==> flow/design.v <==
module fullAdder(input logic a,b,cin,
					  output logic out,cout);
	assign out = (a ^ b) ^ cin;
	assign cout = ( b & cin) | (a & b) | (a & cin);
endmodule
module nBitsADD #(parameter N=32)
					  (input logic [N-1:0] a,b,
					   input logic cin,
					   output logic [N-1:0] out,
					   output logic overflow,cout);
	logic [N-1:0] carry;  
   genvar i;
   generate 
		for(i=0;i<N;i=i+1)
			begin: generateNbitAdder
				if(i==0)
					fullAdder f(a[0],b[0],cin,out[0],carry[0]); 
				else
					fullAdder f(a[i],b[i],carry[i-1],out[i],carry[i]);
			end
   endgenerate
	assign cout = carry[N-1];
	assign overflow = (carry[N-1] ^ carry[N-2]) | 1'b0;  
endmodule 
module Register #(parameter N=32)
					  (input logic [N-1:0] in,
						input logic clk, rst, enable,
						output logic [N-1:0] out);
	always_ff @ (posedge clk) begin
		if (rst) out<={N{1'b0}};
		else if (enable) out<=in;
		else out<=out;
	end	
endmodule 
module mux4 #(parameter N=32)
				 (input logic [N-1:0]in0,in1,in2,in3,in4,in5,in6,in7,in8,in9,in10,in11,in12,in13,in14,in15,
				  input logic [3:0] sel,
				  output logic [N-1:0]out);
	assign out=(sel == 4'b0)? in0 : (sel == 4'b1)? in1 : (sel == 4'b10)? in2 : (sel == 4'b11)? in3 :
				  (sel == 4'b100)? in4 : (sel == 4'b101)? in5 : (sel == 4'b110)? in6 : (sel == 4'b111)? in7 :
				  (sel == 4'b1000)? in8 : (sel == 4'b1001)? in9 : (sel == 4'b1010)? in10 : (sel == 4'b1011)? in11 :
				  (sel == 4'b1100)? in12 : (sel == 4'b1101)? in13 : (sel == 4'b1110)? in14 : in15;				
endmodule
module nBitsAND #(parameter N=32)
					  (input logic [N-1:0]a,b,
						output logic [N-1:0]out);
	assign out = a & b;
endmodule 
module nBitsOR #(parameter N=32)
					 (input logic [N-1:0]a,b,
					  output logic [N-1:0]out);
	assign out = a | b;
endmodule 
module nBitsNOT #(parameter N=32)
					  (input logic [N-1:0]a,
						output logic [N-1:0]out);
	assign out = ~a;
endmodule 
module nBitsC2 #(parameter N=32)
					 (input logic [N-1:0]a,
					  output logic [N-1:0]out);
	assign out = (~a) + 1'b1;
endmodule 
module nBitsShift	#(parameter N=32)
						 (input logic [N-1:0] a,
						  input logic [N-1:0]shamt,
						  input logic sel,  
						  output logic [N-1:0] out);
	logic [N-1:0] outIzq, outDer;
	assign outDer = a>>shamt;		
	assign outIzq = a<<shamt;
	assign out = (sel == 1'b0) ? outDer : outIzq;
endmodule
module ALU #(parameter N=32)
				(input logic [N-1:0] a, b,
				 input logic [3:0] sel,
				 output logic z, n, v,  
				 output logic [N-1:0] result);
	logic [N-1:0] outAND, outOR, outADD, selB, outC2, outShift, nLO, nHI, Ra, Rb;
	logic HI, LO, selShift, cout; 
	assign HI = 1'b1;
	assign LO = 1'b0;
	assign nLO = {N{LO}};
	assign nHI = {N{HI}};
	assign selShift = (sel == 4'b11) ? HI : LO;  
	assign selB = (sel == 4'b1) ? Rb : outC2;  
	assign n = result[N-1];
	assign z = (result == nLO) ? 1'b1 : 1'b0;
	assign Ra = (sel != 4'b1001)? a : b;
	assign Rb = (sel != 4'b1001)? b : a;
	nBitsAND #(N) AND (Ra, Rb, outAND);
	nBitsADD #(N) ADD (Ra, selB, LO, outADD, v, cout);
	nBitsOR #(N) OR (Ra, Rb, outOR);
	nBitsC2 #(N) C2 (Rb, outC2);
	nBitsShift #(N) SHIFT (Ra, Rb, selShift, outShift);
	mux4 #(N) MUX (nLO, outADD, outADD, outShift, outShift, outAND, outOR, Rb, Ra, outADD, nHI, nHI, nHI, nHI, nHI, nHI,
						sel, result);
endmodule
module AverageUnit #(parameter N=32)
						  (input logic [N-1:0] pixel,
							output logic [N-1:0] out);
	logic [9:0] outADD1, outADD2, etapa1, etapa2, etapa3;
	nBitsADD #(10) ADD1 ({2'b0,pixel[7:0]},{2'b0,pixel[15:8]},1'b0,outADD1);
	nBitsADD #(10) ADD2 ({2'b0,pixel[23:16]}, outADD1, 1'b0, outADD2);
	nBitsADD #(10) ADD3 (outADD2, outADD2>>2'b10, 1'b0, etapa1);
	nBitsADD #(10) ADD4 (etapa1, etapa1>>3'b100, 1'b0, etapa2);
	nBitsADD #(10) ADD5 (etapa2, etapa2>>4'b1000, 1'b0, etapa3);
	assign out = etapa3>>2'b10;
endmodule 
module UmbralUnit #(parameter N=32)
						 (input logic [N-1:0] pixel,
						  input logic [N-1:0] umbral,
						  output logic  out);
	assign out = (pixel[7:0]>=umbral)? 1 : 0;
endmodule 
module PAU #(parameter N=32)
				(input logic [N-1:0] pix, umbral,
				 input logic sel,
				 output logic [N-1:0] out);
	logic [N-1:0] outProm, outUmb;
	logic umb;
	AverageUnit #(N) Prom (pix, outProm);
	UmbralUnit #(N) Umb (pix, umbral, umb);
	assign outUmb = {{(N-1){1'b0}}, umb};  
	assign out = (sel)?  outUmb : outProm;  
endmodule 
module mux3 #(parameter N=32)
				 (input logic [N-1:0] in1, in2, in3, in4, in5, in6, in7, in8,
				  input logic [2:0] sel,
				  output logic [N-1:0] out);
	assign out = (sel == 3'b0) ? in1 : (sel == 3'b1) ? in2 : (sel == 3'b10) ? in3 : (sel == 3'b11) ? in4 : 
					 (sel == 3'b100) ? in5 : (sel == 3'b101) ? in6 : (sel == 3'b110) ? in7 : in8;
endmodule
module ConditionalUnit (input logic z, v, n, enable1, enable2, clk, rst,  
								input logic [2:0] cond,  
								output logic out);  
	logic [2:0] regMem, regFlags;
	logic outCond;
	assign regFlags[0]=z;
	assign regFlags[1]=v;
	assign regFlags[2]=n;
	Register #(3) REG (regFlags, clk, rst, enable1, regMem);
	mux3 #(1) MUX (regMem[0] & 1'b1,  
					 ~(regMem[0] ^ 1'b0),  
					 ~(regMem[2] ^ regMem[1]),  
						regMem[2] ^ regMem[1],  
					 ~(regMem[0] ^ 1'b0) & ~(regMem[2] ^ regMem[1]),  
						(regMem[0] & 1'b1) | (regMem[2] ^ regMem[1]),  
						1'b0,  
						1'b1,  
						cond, outCond);
	assign out = (enable2) ? outCond : 1'b0 ;
endmodule 
module ControlUnit(input logic [9:0] InstHeader,
						 output logic RnSrc, ImmSrc, RsSrc, ResultSrc, IOFlag, PAUOp, ImmExt, FlagWrite, ALUSrc, BranchInst, MemWrite, RegWrite, MemPWrite,
						 output logic [3:0] ALUControl,
						 output logic [2:0] CondFlag,
						 output logic [1:0] MemToReg);
	always_comb begin
		if (InstHeader[6:5] == 2'b0) begin  
			if (InstHeader[4]) begin  
				if(InstHeader[3:0] == 4'b1) begin  
					RnSrc = 1'b0;
					ImmSrc = 1'b0;
					ImmExt = 1'b1;
					RegWrite = 1'b1;
					RsSrc = 1'b0;
					PAUOp = 1'b0;
					FlagWrite = 1'b0;
					ALUSrc = 1'b1;
					BranchInst = 1'b0;
					ALUControl = 4'b10;
					CondFlag = InstHeader[9:7];  
					ResultSrc = 1'b0;
					MemWrite = 1'b0;
					MemPWrite = 1'b0;
					IOFlag = 1'b0;
					MemToReg = 2'b1;
				end
				else if(InstHeader[3:0] == 4'b10) begin  
					RnSrc = 1'b0;
					ImmSrc = 1'b0;
					ImmExt = 1'b1;
					RegWrite = 1'b1;
					RsSrc = 1'b0;
					PAUOp = 1'b0;
					FlagWrite = 1'b0;
					ALUSrc = 1'b1;
					BranchInst = 1'b0;
					ALUControl = 4'b1;
					CondFlag = InstHeader[9:7];  
					ResultSrc = 1'b0;
					MemWrite = 1'b0;
					MemPWrite = 1'b0;
					IOFlag = 1'b0;
					MemToReg = 2'b1;
				end
				else if(InstHeader[3:0] == 4'b11) begin 
					RnSrc = 1'b0;
					ImmSrc = 1'b0;
					ImmExt = 1'b1;
					RegWrite = 1'b1;
					RsSrc = 1'b0;
					PAUOp = 1'b0;
					FlagWrite = 1'b0;
					ALUSrc = 1'b1;
					BranchInst = 1'b0;
					ALUControl = 4'b0111;
					CondFlag = InstHeader[9:7];  
					ResultSrc = 1'b0;
					MemWrite = 1'b0;
					MemPWrite = 1'b0;
					IOFlag = 1'b0;
					MemToReg = 2'b01;
				end
				else if(InstHeader[3:0] == 4'b110) begin 
					RnSrc = 1'b0;
					ImmSrc = 1'b0;
					ImmExt = 1'b0;
					RegWrite = 1'b1;
					RsSrc = 1'b0;
					PAUOp = 1'b0;
					FlagWrite = 1'b0;
					ALUSrc = 1'b1;
					BranchInst = 1'b0;
					ALUControl = 4'b110;
					CondFlag = InstHeader[9:7];  
					ResultSrc = 1'b0;
					MemWrite = 1'b0;
					MemPWrite = 1'b0;
					IOFlag = 1'b0;
					MemToReg = 2'b1;
				end
				else if(InstHeader[3:0] == 4'b111) begin 
					RnSrc = 1'b1;
					ImmSrc = 1'b0;
					ImmExt = 1'b1;
					RegWrite = 1'b0;
					RsSrc = 1'b0;
					PAUOp = 1'b0;
					FlagWrite = 1'b1;
					ALUSrc = 1'b1;
					BranchInst = 1'b0;
					ALUControl = 4'b10;
					CondFlag = InstHeader[9:7];  
					ResultSrc = 1'b0;
					MemWrite = 1'b0;
					MemPWrite = 1'b0;
					IOFlag = 1'b0;
					MemToReg = 2'b01;
				end
				else if(InstHeader[3:0] == 4'b1000) begin 
					RnSrc = 1'b0;
					ImmSrc = 1'b0;
					ImmExt = 1'b0;
					RegWrite = 1'b1;
					RsSrc = 1'b0;
					PAUOp = 1'b0;
					FlagWrite = 1'b0;
					ALUSrc = 1'b1;
					BranchInst = 1'b0;
					ALUControl = 4'b11;
					CondFlag = InstHeader[9:7];  
					ResultSrc = 1'b0;
					MemWrite = 1'b0;
					MemPWrite = 1'b0;
					IOFlag = 1'b0;
					MemToReg = 2'b1;
				end
				else if(InstHeader[3:0] == 4'b1001) begin 
					RnSrc = 1'b0;
					ImmSrc = 1'b0;
					ImmExt = 1'b0;
					RegWrite = 1'b1;
					RsSrc = 1'b0;
					PAUOp = 1'b0;
					FlagWrite = 1'b0;
					ALUSrc = 1'b1;
					BranchInst = 1'b0;
					ALUControl = 4'b100;
					CondFlag = InstHeader[9:7];  
					ResultSrc = 1'b0;
					MemWrite = 1'b0;
					MemPWrite = 1'b0;
					IOFlag = 1'b0;
					MemToReg = 2'b1;
				end
				else begin 
					RnSrc = 1'b0;
					ImmSrc = 1'b0;
					ImmExt = 1'b0;
					RegWrite = 1'b0;
					RsSrc = 1'b0;
					PAUOp = 1'b0;
					FlagWrite = 1'b0;
					ALUSrc = 1'b0;
					BranchInst = 1'b0;
					ALUControl = 4'b0;
					CondFlag = 3'b0;
					ResultSrc = 1'b0;
					MemWrite = 1'b0;
					MemPWrite = 1'b0;
					IOFlag = 1'b0;
					MemToReg = 2'b0;
				end
			end
			else begin  
				if(InstHeader[3:0] == 4'b1) begin  
					RnSrc = 1'b0;
					ImmSrc = 1'b0;
					ImmExt = 1'b0;
					RegWrite = 1'b1;
					RsSrc = 1'b0;
					PAUOp = 1'b0;
					FlagWrite = 1'b0;
					ALUSrc = 1'b0;
					BranchInst = 1'b0;
					ALUControl = 4'b10;
					CondFlag = InstHeader[9:7];  
					ResultSrc = 1'b0;
					MemWrite = 1'b0;
					MemPWrite = 1'b0;
					IOFlag = 1'b0;
					MemToReg = 2'b1;
				end
				else if(InstHeader[3:0] == 4'b10) begin  
					RnSrc = 1'b0;
					ImmSrc = 1'b0;
					ImmExt = 1'b0;
					RegWrite = 1'b1;
					RsSrc = 1'b0;
					PAUOp = 1'b0;
					FlagWrite = 1'b0;
					ALUSrc = 1'b0;
					BranchInst = 1'b0;
					ALUControl = 4'b1;
					CondFlag = InstHeader[9:7];  
					ResultSrc = 1'b0;
					MemWrite = 1'b0;
					MemPWrite = 1'b0;
					IOFlag = 1'b0;
					MemToReg = 2'b1;
				end
				else if (InstHeader[3:0] == 4'b11) begin  
					RnSrc = 1'b0;
					ImmSrc = 1'b0;
					ImmExt = 1'b0;
					RegWrite = 1'b1;
					RsSrc = 1'b1;
					PAUOp = 1'b0;
					FlagWrite = 1'b0;
					ALUSrc = 1'b0;
					BranchInst = 1'b0;
					ALUControl = 4'b1000;
					CondFlag = InstHeader[9:7];  
					ResultSrc = 1'b0;
					MemWrite = 1'b0;
					MemPWrite = 1'b0;
					IOFlag = 1'b0;
					MemToReg = 2'b01;
				end
				else if (InstHeader[3:0] == 4'b110) begin  
					RnSrc = 1'b0;
					ImmSrc = 1'b0;
					ImmExt = 1'b0;
					RegWrite = 1'b1;
					RsSrc = 1'b0;
					PAUOp = 1'b0;
					FlagWrite = 1'b0;
					ALUSrc = 1'b0;
					BranchInst = 1'b0;
					ALUControl = 4'b110;
					CondFlag = InstHeader[9:7];  
					ResultSrc = 1'b0;
					MemWrite = 1'b0;
					MemPWrite = 1'b0;
					IOFlag = 1'b0;
					MemToReg = 2'b1;
				end
				else if (InstHeader[3:0] == 4'b111) begin  
					RnSrc = 1'b0;
					ImmSrc = 1'b0;
					ImmExt = 1'b0;
					RegWrite = 1'b0;
					RsSrc = 1'b1;
					PAUOp = 1'b0;
					FlagWrite = 1'b1;
					ALUSrc = 1'b0;
					BranchInst = 1'b0;
					ALUControl = 4'b1001;
					CondFlag = InstHeader[9:7];  
					ResultSrc = 1'b0;
					MemWrite = 1'b0;
					MemPWrite = 1'b0;
					IOFlag = 1'b0;
					MemToReg = 2'b0;
				end
				else if (InstHeader[3:0] == 4'b1000) begin  
					RnSrc = 1'b0;
					ImmSrc = 1'b0;
					ImmExt = 1'b0;
					RegWrite = 1'b1;
					RsSrc = 1'b0;
					PAUOp = 1'b0;
					FlagWrite = 1'b0;
					ALUSrc = 1'b0;
					BranchInst = 1'b0;
					ALUControl = 4'b11;
					CondFlag = InstHeader[9:7];  
					ResultSrc = 1'b0;
					MemWrite = 1'b0;
					MemPWrite = 1'b0;
					IOFlag = 1'b0;
					MemToReg = 2'b1;
				end
				else if (InstHeader[3:0] == 4'b1001) begin  
					RnSrc = 1'b0;
					ImmSrc = 1'b0;
					ImmExt = 1'b0;
					RegWrite = 1'b1;
					RsSrc = 1'b0;
					PAUOp = 1'b0;
					FlagWrite = 1'b0;
					ALUSrc = 1'b0;
					BranchInst = 1'b0;
					ALUControl = 4'b100;
					CondFlag = InstHeader[9:7];  
					ResultSrc = 1'b0;
					MemWrite = 1'b0;
					MemPWrite = 1'b0;
					IOFlag = 1'b0;
					MemToReg = 2'b1;
				end
				else if (InstHeader[3:0] == 4'b1010) begin  
					RnSrc = 1'b0;
					ImmSrc = 1'b0;
					ImmExt = 1'b0;
					RegWrite = 1'b1;
					RsSrc = 1'b0;
					PAUOp = 1'b0;
					FlagWrite = 1'b0;
					ALUSrc = 1'b0;
					BranchInst = 1'b0;
					ALUControl = 4'b0;
					CondFlag = InstHeader[9:7];  
					ResultSrc = 1'b1;
					MemWrite = 1'b0;
					MemPWrite = 1'b0;
					IOFlag = 1'b0;
					MemToReg = 2'b1;
				end
				else if (InstHeader[3:0] == 4'b1011) begin  
					RnSrc = 1'b0;
					ImmSrc = 1'b0;
					ImmExt = 1'b0;
					RegWrite = 1'b1;
					RsSrc = 1'b0;
					PAUOp = 1'b1;
					FlagWrite = 1'b0;
					ALUSrc = 1'b0;
					BranchInst = 1'b0;
					ALUControl = 4'b0;
					CondFlag = InstHeader[9:7];  
					ResultSrc = 1'b1;
					MemWrite = 1'b0;
					MemPWrite = 1'b0;
					IOFlag = 1'b0;
					MemToReg = 2'b1;
				end
				else begin  
					RnSrc = 1'b0;
					ImmSrc = 1'b0;
					ImmExt = 1'b0;
					RegWrite = 1'b0;
					RsSrc = 1'b0;
					PAUOp = 1'b0;
					FlagWrite = 1'b0;
					ALUSrc = 1'b0;
					BranchInst = 1'b0;
					ALUControl = 4'b0;
					CondFlag = 3'b0;
					ResultSrc = 1'b0;
					MemWrite = 1'b0;
					MemPWrite = 1'b0;
					IOFlag = 1'b0;
					MemToReg = 2'b0;
				end
			end
		end
		else if(InstHeader[6:5] == 2'b1) begin  
			if (InstHeader[4:3] == 2'b0) begin  
				RnSrc = 1'b0;
				ImmSrc = 1'b0;
				ImmExt = 1'b1;
				RegWrite = 1'b0;
				RsSrc = 1'b1;
				PAUOp = 1'b0;
				FlagWrite = 1'b0;
				ALUSrc = 1'b1;
				BranchInst = 1'b0;
				ALUControl = 4'b1;
				CondFlag = 3'b0;
				ResultSrc = 1'b0;
				MemWrite = 1'b1;
				MemPWrite = 1'b0;
				IOFlag = 1'b0;
				MemToReg = 2'b0;
			end
			else if (InstHeader[4:3] == 2'b1) begin  
				RnSrc = 1'b0;
				ImmSrc = 1'b0;
				ImmExt = 1'b0;
				RegWrite = 1'b1;
				RsSrc = 1'b1;
				PAUOp = 1'b0;
				FlagWrite = 1'b0;
				ALUSrc = 1'b0;
				BranchInst = 1'b0;
				ALUControl = 4'b1000;
				CondFlag = InstHeader[9:7];  
				ResultSrc = 1'b0;
				MemWrite = 1'b0;
				MemPWrite = 1'b0;
				IOFlag = 1'b0;
				MemToReg = 2'b10;
			end
			else if (InstHeader[4:3] == 2'b10) begin  
				RnSrc = 1'b0;
				ImmSrc = 1'b0;
				ImmExt = 1'b0;
				RegWrite = 1'b0;
				RsSrc = 1'b1;
				PAUOp = 1'b0;
				FlagWrite = 1'b0;
				ALUSrc = 1'b0;
				BranchInst = 1'b0;
				ALUControl = 4'b1000;
				CondFlag = InstHeader[9:7];  
				ResultSrc = 1'b0;
				MemWrite = 1'b0;
				MemPWrite = 1'b1;
				IOFlag = 1'b0;
				MemToReg = 2'b1;
			end
			else if (InstHeader[4:3] == 2'b11) begin  
				RnSrc = 1'b0;
				ImmSrc = 1'b0;
				ImmExt = 1'b1;
				RegWrite = 1'b1;
				RsSrc = 1'b1;
				PAUOp = 1'b0;
				FlagWrite = 1'b0;
				ALUSrc = 1'b1;
				BranchInst = 1'b0;
				ALUControl = 4'b1;
				CondFlag = InstHeader[9:7];  
				ResultSrc = 1'b0;
				MemWrite = 1'b0;
				MemPWrite = 1'b0;
				IOFlag = 1'b0;
				MemToReg = 2'b0;
			end
			else begin  
				RnSrc = 1'b0;
				ImmSrc = 1'b0;
				ImmExt = 1'b0;
				RegWrite = 1'b0;
				RsSrc = 1'b0;
				PAUOp = 1'b0;
				FlagWrite = 1'b0;
				ALUSrc = 1'b0;
				BranchInst = 1'b0;
				ALUControl = 4'b0;
				CondFlag = 3'b0;
				ResultSrc = 1'b0;
				MemWrite = 1'b0;
				MemPWrite = 1'b0;
				IOFlag = 1'b0;
				MemToReg = 2'b0;
			end
		end
		else if (InstHeader[6:5] == 2'b10) begin  
			RnSrc = 1'b0;
			ImmSrc = 1'b1;
			ImmExt = 1'b0;
			RegWrite = 1'b0;
			RsSrc = 1'b0;
			PAUOp = 1'b0;
			FlagWrite = 1'b0;
			ALUSrc = 1'b1;
			BranchInst = 1'b1;
			ALUControl = 4'b111;
			CondFlag = InstHeader[9:7];
			ResultSrc = 1'b0;
			MemWrite = 1'b0;
			MemPWrite = 1'b0;
			IOFlag = 1'b0;
			MemToReg = 2'b1;
		end
		else begin  
			RnSrc = 1'b0;
			ImmSrc = 1'b0;
			ImmExt = 1'b0;
			RegWrite = 1'b0;
			RsSrc = 1'b0;
			PAUOp = 1'b0;
			FlagWrite = 1'b0;
			ALUSrc = 1'b0;
			BranchInst = 1'b0;
			ALUControl = 4'b0;
			CondFlag = 3'b0;
			ResultSrc = 1'b0;
			MemWrite = 1'b0;
			MemPWrite = 1'b0;
			IOFlag = 1'b0;
			MemToReg = 2'b0;
		end
	end 
endmodule 
module Extend (input logic [26:0] imm,
					input logic ImmSrc, ImmExt,
					output logic [31:0] ExtImm);
	logic [31:0] ext14, ext27;
	assign ext14 = (ImmExt) ? { {18{ imm[13] }} , imm[13:0]} : { {18{ 1'b0 }} , imm[13:0]};  
	assign ext27 = (ImmExt) ? { {5{ imm[26] }} , imm} : { {5{ 1'b0 }} , imm };  
	assign ExtImm = (ImmSrc) ? ext27 : ext14;
endmodule 
module RegisterFile #(parameter N=4, M=32)
			(input logic clk,
			input logic rst,
			input logic WE3,
			input logic [N-1:0] A1,
			input logic [N-1:0] A2,
			input logic [N-1:0] A3,
			input logic [M-1:0] WD3,
			input logic [M-1:0] R15,
			output logic [M-1:0] RD1,
			output logic [M-1:0] RD2);
logic [31:0]rf[16];  
logic [31:0] rd1f, rd2f;
always_ff@(posedge clk)
	if (rst) begin
		for (int k = 0; k < 16; k++) rf[k] <= 32'b0;
	end
	else if (WE3) rf[A3] <= WD3;
	assign rd1f = (WE3 && A3 == A1) ? WD3 : rf[A1];
	assign rd2f = (WE3 && A3 == A2) ? WD3 : rf[A2];
	assign RD1 = (A1==4'b1111)? R15:rd1f;
	assign RD2 = (A1==4'b1111)? R15:rd2f;
endmodule
module Fetch #(parameter N = 32)
              (input  logic clk, rst, PCsrc,
		  		   input  logic [N-1:0] PCalu,
				   input  logic [N-1:0] imem_rdata,
				   output logic [N-1:0] inst,
					output logic [N-1:0] PCout);
	logic [N-1:0] PCin, PCplus1;
	Register #(N) PC (PCin, clk, rst, 1'b1, PCout);
	nBitsADD #(N) Sumador (PCout, 32'b1, 1'b0, PCplus1);
	assign inst = imem_rdata;  
	assign PCin = (PCsrc)? PCalu : PCplus1;
endmodule
module Decode #(parameter N=32)
					(input logic [N-1:0] inst, PC, DataWrite,
					 input logic [3:0] Rd,
					 input logic clk, rst, RegWrite,
					 output logic [N-1:0] Ra, Rb, ExtImm,
					 output logic [3:0] RdOut,
					 output logic MemPWrite, RegWriteOut, MemWrite, BranchInst, ALUSrc, FlagWrite, PAUOp, IOFlag, ResultSrc,
					 output logic [3:0] ALUControl,
					 output logic [2:0] CondFlag,
					 output logic [1:0] MemToReg);
	logic RnSrc, ImmSrc, RsSrc, ImmExt;
	logic [3:0] A1, A2;
	logic [26:0] ImmMux;
	ControlUnit UnidadControl (inst[31:22], RnSrc, ImmSrc, RsSrc, ResultSrc, IOFlag, PAUOp, ImmExt, FlagWrite, ALUSrc, 
										BranchInst, MemWrite, RegWriteOut, MemPWrite, ALUControl, CondFlag, MemToReg);
	RegisterFile #(4, N) BancoRegistro (clk, rst, RegWrite, A1, A2, Rd,	DataWrite, PC, Ra, Rb);
	Extend Extension (ImmMux, ImmSrc, ImmExt, ExtImm);
	assign ImmMux = (ImmSrc) ? inst[26:0] : { {13{1'b0}},inst[13:0]};
	assign A1 = (RnSrc) ? inst[17:14] : inst[21:18];
	assign A2 = (RsSrc) ? inst[17:14] : inst[13:10];
	assign RdOut = inst[17:14];
endmodule 
module Execute #(parameter N=32)
					(input logic MemPWrite, RegWrite, MemWrite, BranchInst, ALUSrc, FlagWrite, PAUOp, IOFlag, ResultSrc, clk, rst,
					 input logic [1:0] MemToReg,
					 input logic [3:0] ALUControl,
					 input logic [2:0] CondFlag,
					 input logic [31:0] Ra, Rb, ExtIm,
					 input logic [3:0] Rd,
					 output logic PCSrc, RegWriteOut, MemWriteOut, MemPWriteOut, IOFlagOut,
					 output logic [1:0] MemToRegOut,
					 output logic [N-1:0] ALUResult, WriteData, 
					 output logic [3:0] RdOut);
	logic z, v, n, enable2, condi;
	logic [31:0] ALUOut, APUout, RbMux;
	assign MemPWriteOut = MemPWrite;
	assign MemToRegOut = MemToReg;
	assign MemWriteOut = MemWrite;
	assign IOFlagOut = IOFlag;
	assign RdOut = Rd;
	assign WriteData = Rb;
	assign enable2 = BranchInst | RegWrite;  
	assign RegWriteOut = condi & RegWrite;  
	assign PCSrc = condi & BranchInst;  
	ConditionalUnit UniCondicion (z, v, n, FlagWrite, enable2, clk, rst, CondFlag, condi);
	ALU #(32) ALUnit (Ra, RbMux, ALUControl, z, n, v, ALUOut);
	PAU #(32) PAUnit (Ra, Rb,PAUOp, APUout);
	assign RbMux = (ALUSrc) ? ExtIm : Rb;
	assign ALUResult = (ResultSrc) ? APUout : ALUOut;
endmodule 
module MemoryStage #(parameter N = 32) 
						  (input logic clk, MEMWrite, MemPWrite, PCSrc, RegWrite, IOFlag,
							input logic [1:0] MemToReg,
							input logic [N-1:0] address, WriteData,
							input logic [3:0] RdIn,
							input logic [N-1:0] dmem_rdata,
							input logic [1:0] pmem_rdata,
							output logic [N-1:0] ReadDataDataMem, ReadDataPixMem, ALUresultOut,
							output logic [3:0]  RdOut,
							output logic PCSrcOut, RegWriteOut, IOFlagOut,
							output logic [1:0] MemToRegOut);
	assign ReadDataDataMem = dmem_rdata;
	assign ReadDataPixMem = {{(N-2){1'b0}}, pmem_rdata};
	assign ALUresultOut = address;
	assign RdOut = RdIn;
	assign PCSrcOut = PCSrc;
	assign RegWriteOut = RegWrite;
	assign IOFlagOut = IOFlag;
	assign MemToRegOut = MemToReg;
endmodule
module WriteBack #(parameter N=32)
						(input logic PCSrc, RegWrite, IOFlag,
						 input logic [1:0] MemToReg,
						 input logic [N-1:0] IOIn, ReadData, ReadDataP, ALUOut, 
						 input logic [3:0] Rd,
						 output logic [N-1:0] OutData, 
						 output logic [3:0] RdOut,
						 output logic PCSrcOut, RegWriteOut);
	logic [N-1:0] Result;
	assign Result = (MemToReg == 2'b0) ? ReadData : (MemToReg == 2'b1) ? ALUOut : (MemToReg == 2'b10) ? ReadDataP : 32'b0;
	assign OutData = (IOFlag) ? IOIn : Result;
	assign PCSrcOut = PCSrc;
	assign RegWriteOut = RegWrite;
	assign RdOut = Rd;
endmodule   
module ArquitecturaHybridARMIPS(input logic clk, reset,
										  output logic [31:0] imem_addr,
										  input logic [31:0] imem_rdata,
										  output logic [31:0] mem_addr,
										  output logic dmem_we,
										  output logic [31:0] dmem_wdata,
										  input logic [31:0] dmem_rdata,
										  output logic pmem_we,
										  output logic [1:0] pmem_wdata,
										  input logic [1:0] pmem_rdata,
										  output logic rf_we,
										  output logic [3:0] rf_waddr,
										  output logic [31:0] rf_wdata);
	logic enable;
	logic [31:0] inDE, PC, DataWrite, PCalu, IOIn, outFE;
	logic [3:0] Rd;
	logic PCSrc, RegWrite;
	logic [117:0] outDE, inEXE;
	logic [74:0] outEXE, inMEM;
	logic [104:0] outMEM, inWB;
	assign enable = 1'b1;
	assign IOIn = 32'b0;
	assign imem_addr = PC;
	assign mem_addr = inMEM[31:0];
	assign dmem_we = inMEM[72];
	assign dmem_wdata = inMEM[63:32];
	assign pmem_we = inMEM[73];
	assign pmem_wdata = inMEM[33:32];
	assign rf_we = RegWrite;
	assign rf_waddr = Rd;
	assign rf_wdata = DataWrite;
	Fetch #(32) IF (clk, reset, PCSrc,
		  		   DataWrite,
				   imem_rdata,
				   outFE, PC);
	Decode #(32) DE (inDE, PC, DataWrite,
					 Rd,
					 clk, reset, RegWrite,
					 outDE[95:64], outDE[63:32], outDE[31:0],  
					 outDE[99:96],  
					 outDE[100], outDE[101], outDE[102], outDE[103], outDE[104],  
					 outDE[105], outDE[106], outDE[107], outDE[108],   
					 outDE[112:109],  
					 outDE[115:113],  
					 outDE[117:116]);  
	Execute #(32) EXE (inEXE[100], inEXE[101], inEXE[102], inEXE[103], inEXE[104],  
					  inEXE[105], inEXE[106], inEXE[107], inEXE[108],  
					  clk, reset,
					  inEXE[117:116],  
					  inEXE[112:109],  
					  inEXE[115:113],  
					  inEXE[95:64], inEXE[63:32], inEXE[31:0],  
					  inEXE[99:96],  
					  outEXE[70], outEXE[71], outEXE[72], outEXE[73], outEXE[74],  
					  outEXE[69:68],  
					  outEXE[31:0], outEXE[63:32],  
					  outEXE[67:64]);  
	MemoryStage #(32) MEM (clk,
							inMEM[72], inMEM[73], inMEM[70], inMEM[71], inMEM[74],  
							inMEM[69:68],  
							inMEM[31:0], inMEM[63:32],  
							inMEM[67:64],  
							dmem_rdata, pmem_rdata,
							outMEM[31:0], outMEM[63:32], outMEM[95:64],  
							outMEM[99:96],  
							outMEM[102], outMEM[103], outMEM[104],  
							outMEM[101:100]);  
	WriteBack #(32) WB (inWB[102], inWB[103], inWB[104],  
						 inWB[101:100],  
						 IOIn, inWB[31:0], inWB[63:32], inWB[95:64],  
						 inWB[99:96],  
						 DataWrite, 
						 Rd,
						 PCSrc, RegWrite);
	Register #(32) IF_DE (outFE, clk, reset, enable, inDE);
	Register #(118) DE_EXE (outDE, clk, reset, enable, inEXE);
	Register #(75) EXE_MEM (outEXE, clk, reset, enable, inMEM);
	Register #(105) MEM_WB (outMEM, clk, reset, enable, inWB);
endmodule
Reports on ArquitecturaHybridARMIPS
The steps from the RTL of ArquitecturaHybridARMIPS to its reports follow in flow order.
Line numbers count from 1 in the design file above.
Operators: Yosys type, input widths -> output width; for muxes data width and select width s.
Library cell names are shortened.
A cell with -- has no value.
Design
  design top: ArquitecturaHybridARMIPS
  clock input: clk
  library: sky130hd
  library corner: tt_025C_1v80

Word level
Counts by Yosys on the flattened word-level netlist (proc, flatten, opt, wreduce; memories kept). Register bits leave out memories and registers merged into their read ports (data or address); mux counts leave out enables and synchronous resets folded into registers. Print and check cells are left out.
Yosys's memory passes give these memory sizes; they may raise the number of words (mostly to a power of two), join words into wider ones and drop unused or constant bits.
Bit counts
  output and inout bits: 137
  bits in writable memories: 512
  elaborated cells: 757
  memories: 1
  flip-flop bits (word level): 332
  bits of input ports: 68
Operators by class
  equality and inequality tests: 35
  bitwise gates (word level): 518
  shift operators: 2
  add/sub/neg operators: 1
  order comparisons: 1
  reductions and logical operators: 13
  muxes and demuxes: 175
Memories
  DE.BancoRegistro.rf: words 16, bits a word 32, line 639  | logic [31:0]rf[16];
Operator list (count)
  $mux 32: 28
  $and 1x1->1: 225
  $xor 1x1->1: 167
  $or 1x1->1: 118
  $mux 1: 93
  $mux 4: 21
  $mux 3: 26
  $add 32x1->32 const B: 1
  $and 32x32->32: 1
  $or 32x32->32: 1
  $shl 32x32->32: 1
  $shr 32x32->32: 1
  $not 32->32: 1
  $logic_not 32->1: 1
  $ge 8x32->1: 1
  $eq 4x4->1 const B: 7
  $mux 27: 1
  $eq 4x3->1 const B: 6
  $eq 4x2->1 const B: 4
  $reduce_or 11->1: 1
  $reduce_or 10->1: 1
  $mux 2: 5
  $eq 3x3->1 const B: 3
  $eq 2x2->1 const B: 4
  $eq 4x1->1 const B: 2
  $eq 4x4->1: 2
  $mux 8: 1
  $eq 2x1->1 const B: 3
Other operator kinds: 11; their cells: 19.

Depth
Depth = most cells in a row (Yosys ltp): at word level without a register or memory, in the mapped netlist without a sequential cell, where the memories' decode and read muxes count.
Depth
  depth in word-level cells: 109
  ABC_AREA: 0
  mapped depth: 54
  mapped depth without buffers: 48

Synthesis result
Source: synth_stat.txt of the flow (Yosys; design flattened, memories mapped). It holds for the ABC_AREA given above (unset counts as 0); a run with the other value may have another netlist.
Synthesis totals
  flip-flops: 840
  mapped cells: 5322
  mapped area: 49884.1 um^2
  area of sequential cells: 21941.0 um^2
Cells by type
  edfxtp_1: count 512, area in all 1.54E+04 um^2
  dfxtp_1: count 328, area in all 6.57E+03 um^2
  mux4_2: count 147, area in all 3.31E+03 um^2
  nor2_1: count 796, area in all 2.99E+03 um^2
  nand2_1: count 754, area in all 2.83E+03 um^2
  mux2i_1: count 198, area in all 1.98E+03 um^2
  clkbuf_1: count 346, area in all 1.3E+03 um^2
  a21oi_1: count 239, area in all 1.2E+03 um^2
  fa_1: count 58, area in all 1.16E+03 um^2
  nor2b_1: count 169, area in all 1.06E+03 um^2
  a311oi_1: count 102, area in all 893.357 um^2
  nand3_1: count 175, area in all 875.84 um^2
  buf_4: count 111, area in all 833.299 um^2
  ha_1: count 59, area in all 738.208 um^2
  a211oi_1: count 97, area in all 728.198 um^2
  o21ai_0: count 135, area in all 675.648 um^2
  a31oi_1: count 92, area in all 575.552 um^2
  mux2_2: count 45, area in all 506.736 um^2
Other cell types: 72; their cells: 959.
The figures by module come from a second, unflattened synthesis with its own total; it is not the netlist above.
Unflattened totals
  cell total of the unflattened synthesis: 5757
  area (unflattened synthesis): 61799.3 um^2
Each row is one instance without its submodules.
Modules
  RegisterFile: area 27654.0 um^2, cells 1820, times used 1
  mux4 #(N=32): area 5861.9 um^2, cells 900, times used 1
  nBitsShift #(N=32): area 4349.2 um^2, cells 607, times used 1
  Register #(N=118): area 4156.5 um^2, cells 380, times used 1
  Register #(N=105): area 3756.1 um^2, cells 339, times used 1
  Register #(N=75): area 2716.4 um^2, cells 242, times used 1
  Register #(N=32): area 1163.6 um^2, cells 103, times used 2
  fullAdder: area 20.0 um^2, cells 1, times used 114
  Execute #(N=32): area 1415.1 um^2, cells 116, times used 1
  ALU #(N=32): area 1366.3 um^2, cells 295, times used 1
  WriteBack #(N=32): area 1282.5 um^2, cells 123, times used 1
  Fetch #(N=32): area 792.0 um^2, cells 70, times used 1
  MemoryStage #(N=32): area 792.0 um^2, cells 106, times used 1
  nBitsC2 #(N=32): area 655.6 um^2, cells 91, times used 1
Further modules, not shown: 14.

Path before layout
Path of least setup slack by OpenSTA after synthesis, without wires, with an ideal clock, recovery checks aside; 20% of the period is set as input and as output delay. Where synthesis merged equal registers, the netlist keeps one of their names.
Path post-synthesis
  path kind: register to register
  from: register DE_EXE.out[104]
  to: register EXE.UniCondicion.REG.out[0]
  arrival: 14.475 ns
  buffers on the path: 6
  stages on the path: 54
  path delay: 14.534 ns
  required time: 13.941 ns
  setup time: 0.059 ns
  path slack: -0.534 ns
  period: 14.0 ns
  period reached after synthesis: 14.534 ns
"path delay" is the arrival time less input delay plus setup time.
"stages on the path" counts driving pins, that of a launching flip-flop among them; a cell with two outputs on the path counts twice.
"period reached after synthesis" = period - worst setup slack (recovery checks aside). The figure is calculated, with input and output delays left at 20% of the set period.
The rows between start and end are the longest chain of elaborated cells between them; the timing report does not say that the signal goes this way. Where chains are equally long, one stands for them.
A line is the first line of the expression or statement that the cell stems from. Yosys adds cells for indexed reads and writes and turns some case tables into memories.
At most two assigning lines are given for a register; there are more.
On the way, post-synthesis
  cells stage by stage: dfxtp_1 > buf_6 > mux2_2 > buf_2 > mux2i_4 > buf_2 > buf_2 > buf_4 > buf_2 > nor2_1 > xnor2_1 > fa_1 > inv_1 > fa_1 > fa_1 > fa_1 > inv_1 > fa_1 > [... 18 more ...] > fa_1 > fa_1 > fa_1 > fa_1 > fa_1 > fa_1 > fa_1 > fa_1 > inv_1 > fa_1 > fa_1 > o221ai_1 > o21ai_0 > a41o_1 > a31oi_1 > nand4_1 > nor4_1 > a31o_1
  cells in the longest elaborated chain: 109
  elaborated cells between the ends (all ways): 237
  RTL lines with such cells: 16
RTL lines, path post-synthesis
  start: declaration: line 28  | output logic [N-1:0] out);
  start: assignment: line 31  | else if (enable) out<=in;
  start: assignment: line 32  | else out<=out;
  $mux 32: line 710  | assign RbMux = (ALUSrc) ? ExtIm : Rb;
  $mux 32: line 90  | assign Rb = (sel != 4'b1001)? b : a;
  $not 32->32: line 62  | assign out = (~a) + 1'b1;
  $add 32x1->32: line 62
  $mux 32: line 86  | assign selB = (sel == 4'b1) ? Rb : outC2;
  $and 1x1->1 (2 in a row): line 4  | assign cout = ( b & cin) | (a & b) | (a & cin);
  $or 1x1->1 (2 in a row): line 4
  [... 85 more ...]
  $or 1x1->1 (2 in a row): line 4
  $xor 1x1->1: line 3  | assign out = (a ^ b) ^ cin;
  $mux 32 (2 in a row): line 41  | (sel == 4'b1000)? in8 : (sel == 4'b1001)? in9 : (sel == 4'b1010)? in10 : (sel == 4'b1011)? in11 :
  $mux 32 (4 in a row): line 40  | (sel == 4'b100)? in4 : (sel == 4'b101)? in5 : (sel == 4'b110)? in6 : (sel == 4'b111)? in7 :
  $mux 32 (4 in a row): line 39  | assign out=(sel == 4'b0)? in0 : (sel == 4'b1)? in1 : (sel == 4'b10)? in2 : (sel == 4'b11)? in3 :
  $logic_not 32->1: line 88  | assign z = (result == nLO) ? 1'b1 : 1'b0;
  $mux 1: line 88
  end: assignment: line 31
  end: assignment: line 32
  end: declaration: line 28

Path in the finished layout
From the final timing report of entry B: the path of least setup slack in the routed layout; clock arrival at registers is part of the times.
Path after layout
  path kind: register to register
  from: register DE_EXE.out[110]
  to: register EXE.UniCondicion.REG.out[0]
  period: 20.8 ns
  buffers on the path: 3
  required time: 21.48 ns
  arrival: 16.88 ns
  stages on the path: 50
  setup time: 0.05 ns
  path slack: 4.60 ns
The rows between start and end are the longest chain of elaborated cells between them; the timing report does not say that the signal goes this way. Where chains are equally long, one stands for them.
At most two assigning lines are given for a register; there are more.
On the way, after layout
  cells stage by stage: dfxtp_1 > buf_4 > nand4bb_4 > buf_4 > mux2i_4 > buf_4 > nor2_1 > nand2_1 > nand2_1 > xnor2_1 > fa_1 > fa_1 > inv_1 > fa_1 > inv_1 > fa_1 > fa_1 > inv_1 > [... 14 more ...] > fa_1 > fa_1 > fa_1 > fa_1 > fa_1 > fa_1 > fa_1 > fa_1 > inv_1 > fa_1 > fa_1 > o221ai_1 > o21ai_0 > a41o_1 > a31oi_1 > nand4_1 > nor4_1 > a31o_1
  cells in the longest elaborated chain: 109
  elaborated cells between the ends (all ways): 248
RTL lines, path after layout
  start: declaration: line 28  | output logic [N-1:0] out);
  start: assignment: line 31  | else if (enable) out<=in;
  start: assignment: line 32  | else out<=out;
  $ne 4x4->1: line 90  | assign Rb = (sel != 4'b1001)? b : a;
  $mux 32: line 90
  $not 32->32: line 62  | assign out = (~a) + 1'b1;
  $add 32x1->32: line 62
  $mux 32: line 86  | assign selB = (sel == 4'b1) ? Rb : outC2;
  $and 1x1->1 (2 in a row): line 4  | assign cout = ( b & cin) | (a & b) | (a & cin);
  $or 1x1->1 (2 in a row): line 4
  [... 85 more ...]
  $or 1x1->1 (2 in a row): line 4
  $xor 1x1->1: line 3  | assign out = (a ^ b) ^ cin;
  $mux 32 (2 in a row): line 41  | (sel == 4'b1000)? in8 : (sel == 4'b1001)? in9 : (sel == 4'b1010)? in10 : (sel == 4'b1011)? in11 :
  $mux 32 (4 in a row): line 40  | (sel == 4'b100)? in4 : (sel == 4'b101)? in5 : (sel == 4'b110)? in6 : (sel == 4'b111)? in7 :
  $mux 32 (4 in a row): line 39  | assign out=(sel == 4'b0)? in0 : (sel == 4'b1)? in1 : (sel == 4'b10)? in2 : (sel == 4'b11)? in3 :
  $logic_not 32->1: line 88  | assign z = (result == nLO) ? 1'b1 : 1'b0;
  $mux 1: line 88
  end: assignment: line 31
  end: assignment: line 32
  end: declaration: line 28

Data sheet: physical implementation of ArquitecturaHybridARMIPS

Flow measurements of ArquitecturaHybridARMIPS on sky130hd: 4 stored runs with different settings, listed in no order. Input and output delays are each 20% of the period that was set; the output load is 0.01 pF.
"achieved clock period (ns)" = clock period - worst setup slack. The figure is calculated, with input and output delays left at 20% of the set period.
"worst setup path time (ns)": the worst setup path's part of the clock period (all of it between registers, 20% less for each end at a port) less its slack. A launch clock that arrives late makes it longer, a capture clock that arrives late makes it shorter.

settings of entry A
{
  "ABC_AREA": 0,
  "CAP_MARGIN": 40,
  "CELL_PAD_IN_SITES_DETAIL_PLACEMENT": 1,
  "CORE_ASPECT_RATIO": 0.85,
  "CTS_CLUSTER_DIAMETER": 307,
  "GPL_ROUTABILITY_DRIVEN": 0,
  "HOLD_SLACK_MARGIN": 0.2,
  "MIN_ROUTING_LAYER": "met2",
  "PLACE_DENSITY": 0.83,
  "SLEW_MARGIN": 0,
  "period_ns": 20.8,
  "CORE_MARGIN": 2,
  "CORE_UTILIZATION": 40
}
report of entry A: did not finish, route, GRT-0116

settings of entry B
{
  "CELL_PAD_IN_SITES_DETAIL_PLACEMENT": 1,
  "CORE_ASPECT_RATIO": 0.73,
  "CTS_CLUSTER_DIAMETER": 280,
  "HOLD_SLACK_MARGIN": 0.2,
  "period_ns": 20.8,
  "CAP_MARGIN": 20,
  "CORE_MARGIN": 2,
  "CORE_UTILIZATION": 40,
  "SLEW_MARGIN": 20
}
report of entry B
yosys chip area after synthesis (um^2): 49884.1
finish__design__die__area: 127587.0
finish__design__instance__area__stdcell: 55993.7
finish__design__instance__utilization: 0.4536
finish__timing__setup__ws: 4.601
finish__timing__setup__tns: 0.000
finish__timing__hold__ws: 0.411
achieved clock period (ns): 16.199
worst setup path time (ns): 16.20
worst setup path kind: register to register

settings of entry C
{
  "CORE_MARGIN": 5,
  "CORE_UTILIZATION": 40,
  "period_ns": 13.7,
  "CAP_MARGIN": 20,
  "SLEW_MARGIN": 20
}
report of entry C
yosys chip area after synthesis (um^2): 49884.1
finish__design__die__area: 131874.0
finish__design__instance__area__stdcell: 56158.9
finish__design__instance__utilization: 0.4536
finish__timing__setup__ws: 0.467
finish__timing__setup__tns: 0.000
finish__timing__hold__ws: 0.409
achieved clock period (ns): 13.233
worst setup path time (ns): 13.23
worst setup path kind: register to register

settings of entry D
{
  "ABC_AREA": 0,
  "CAP_MARGIN": 40,
  "CELL_PAD_IN_SITES_DETAIL_PLACEMENT": 1,
  "CORE_ASPECT_RATIO": 1.42,
  "CTS_CLUSTER_DIAMETER": 307,
  "GPL_ROUTABILITY_DRIVEN": 0,
  "HOLD_SLACK_MARGIN": 0.2,
  "MAX_ROUTING_LAYER": "met4",
  "MIN_ROUTING_LAYER": "met2",
  "PLACE_DENSITY": 0.83,
  "SLEW_MARGIN": 0,
  "period_ns": 7.77,
  "CORE_MARGIN": 2,
  "CORE_UTILIZATION": 40
}
report of entry D: did not finish, route, GRT-0116
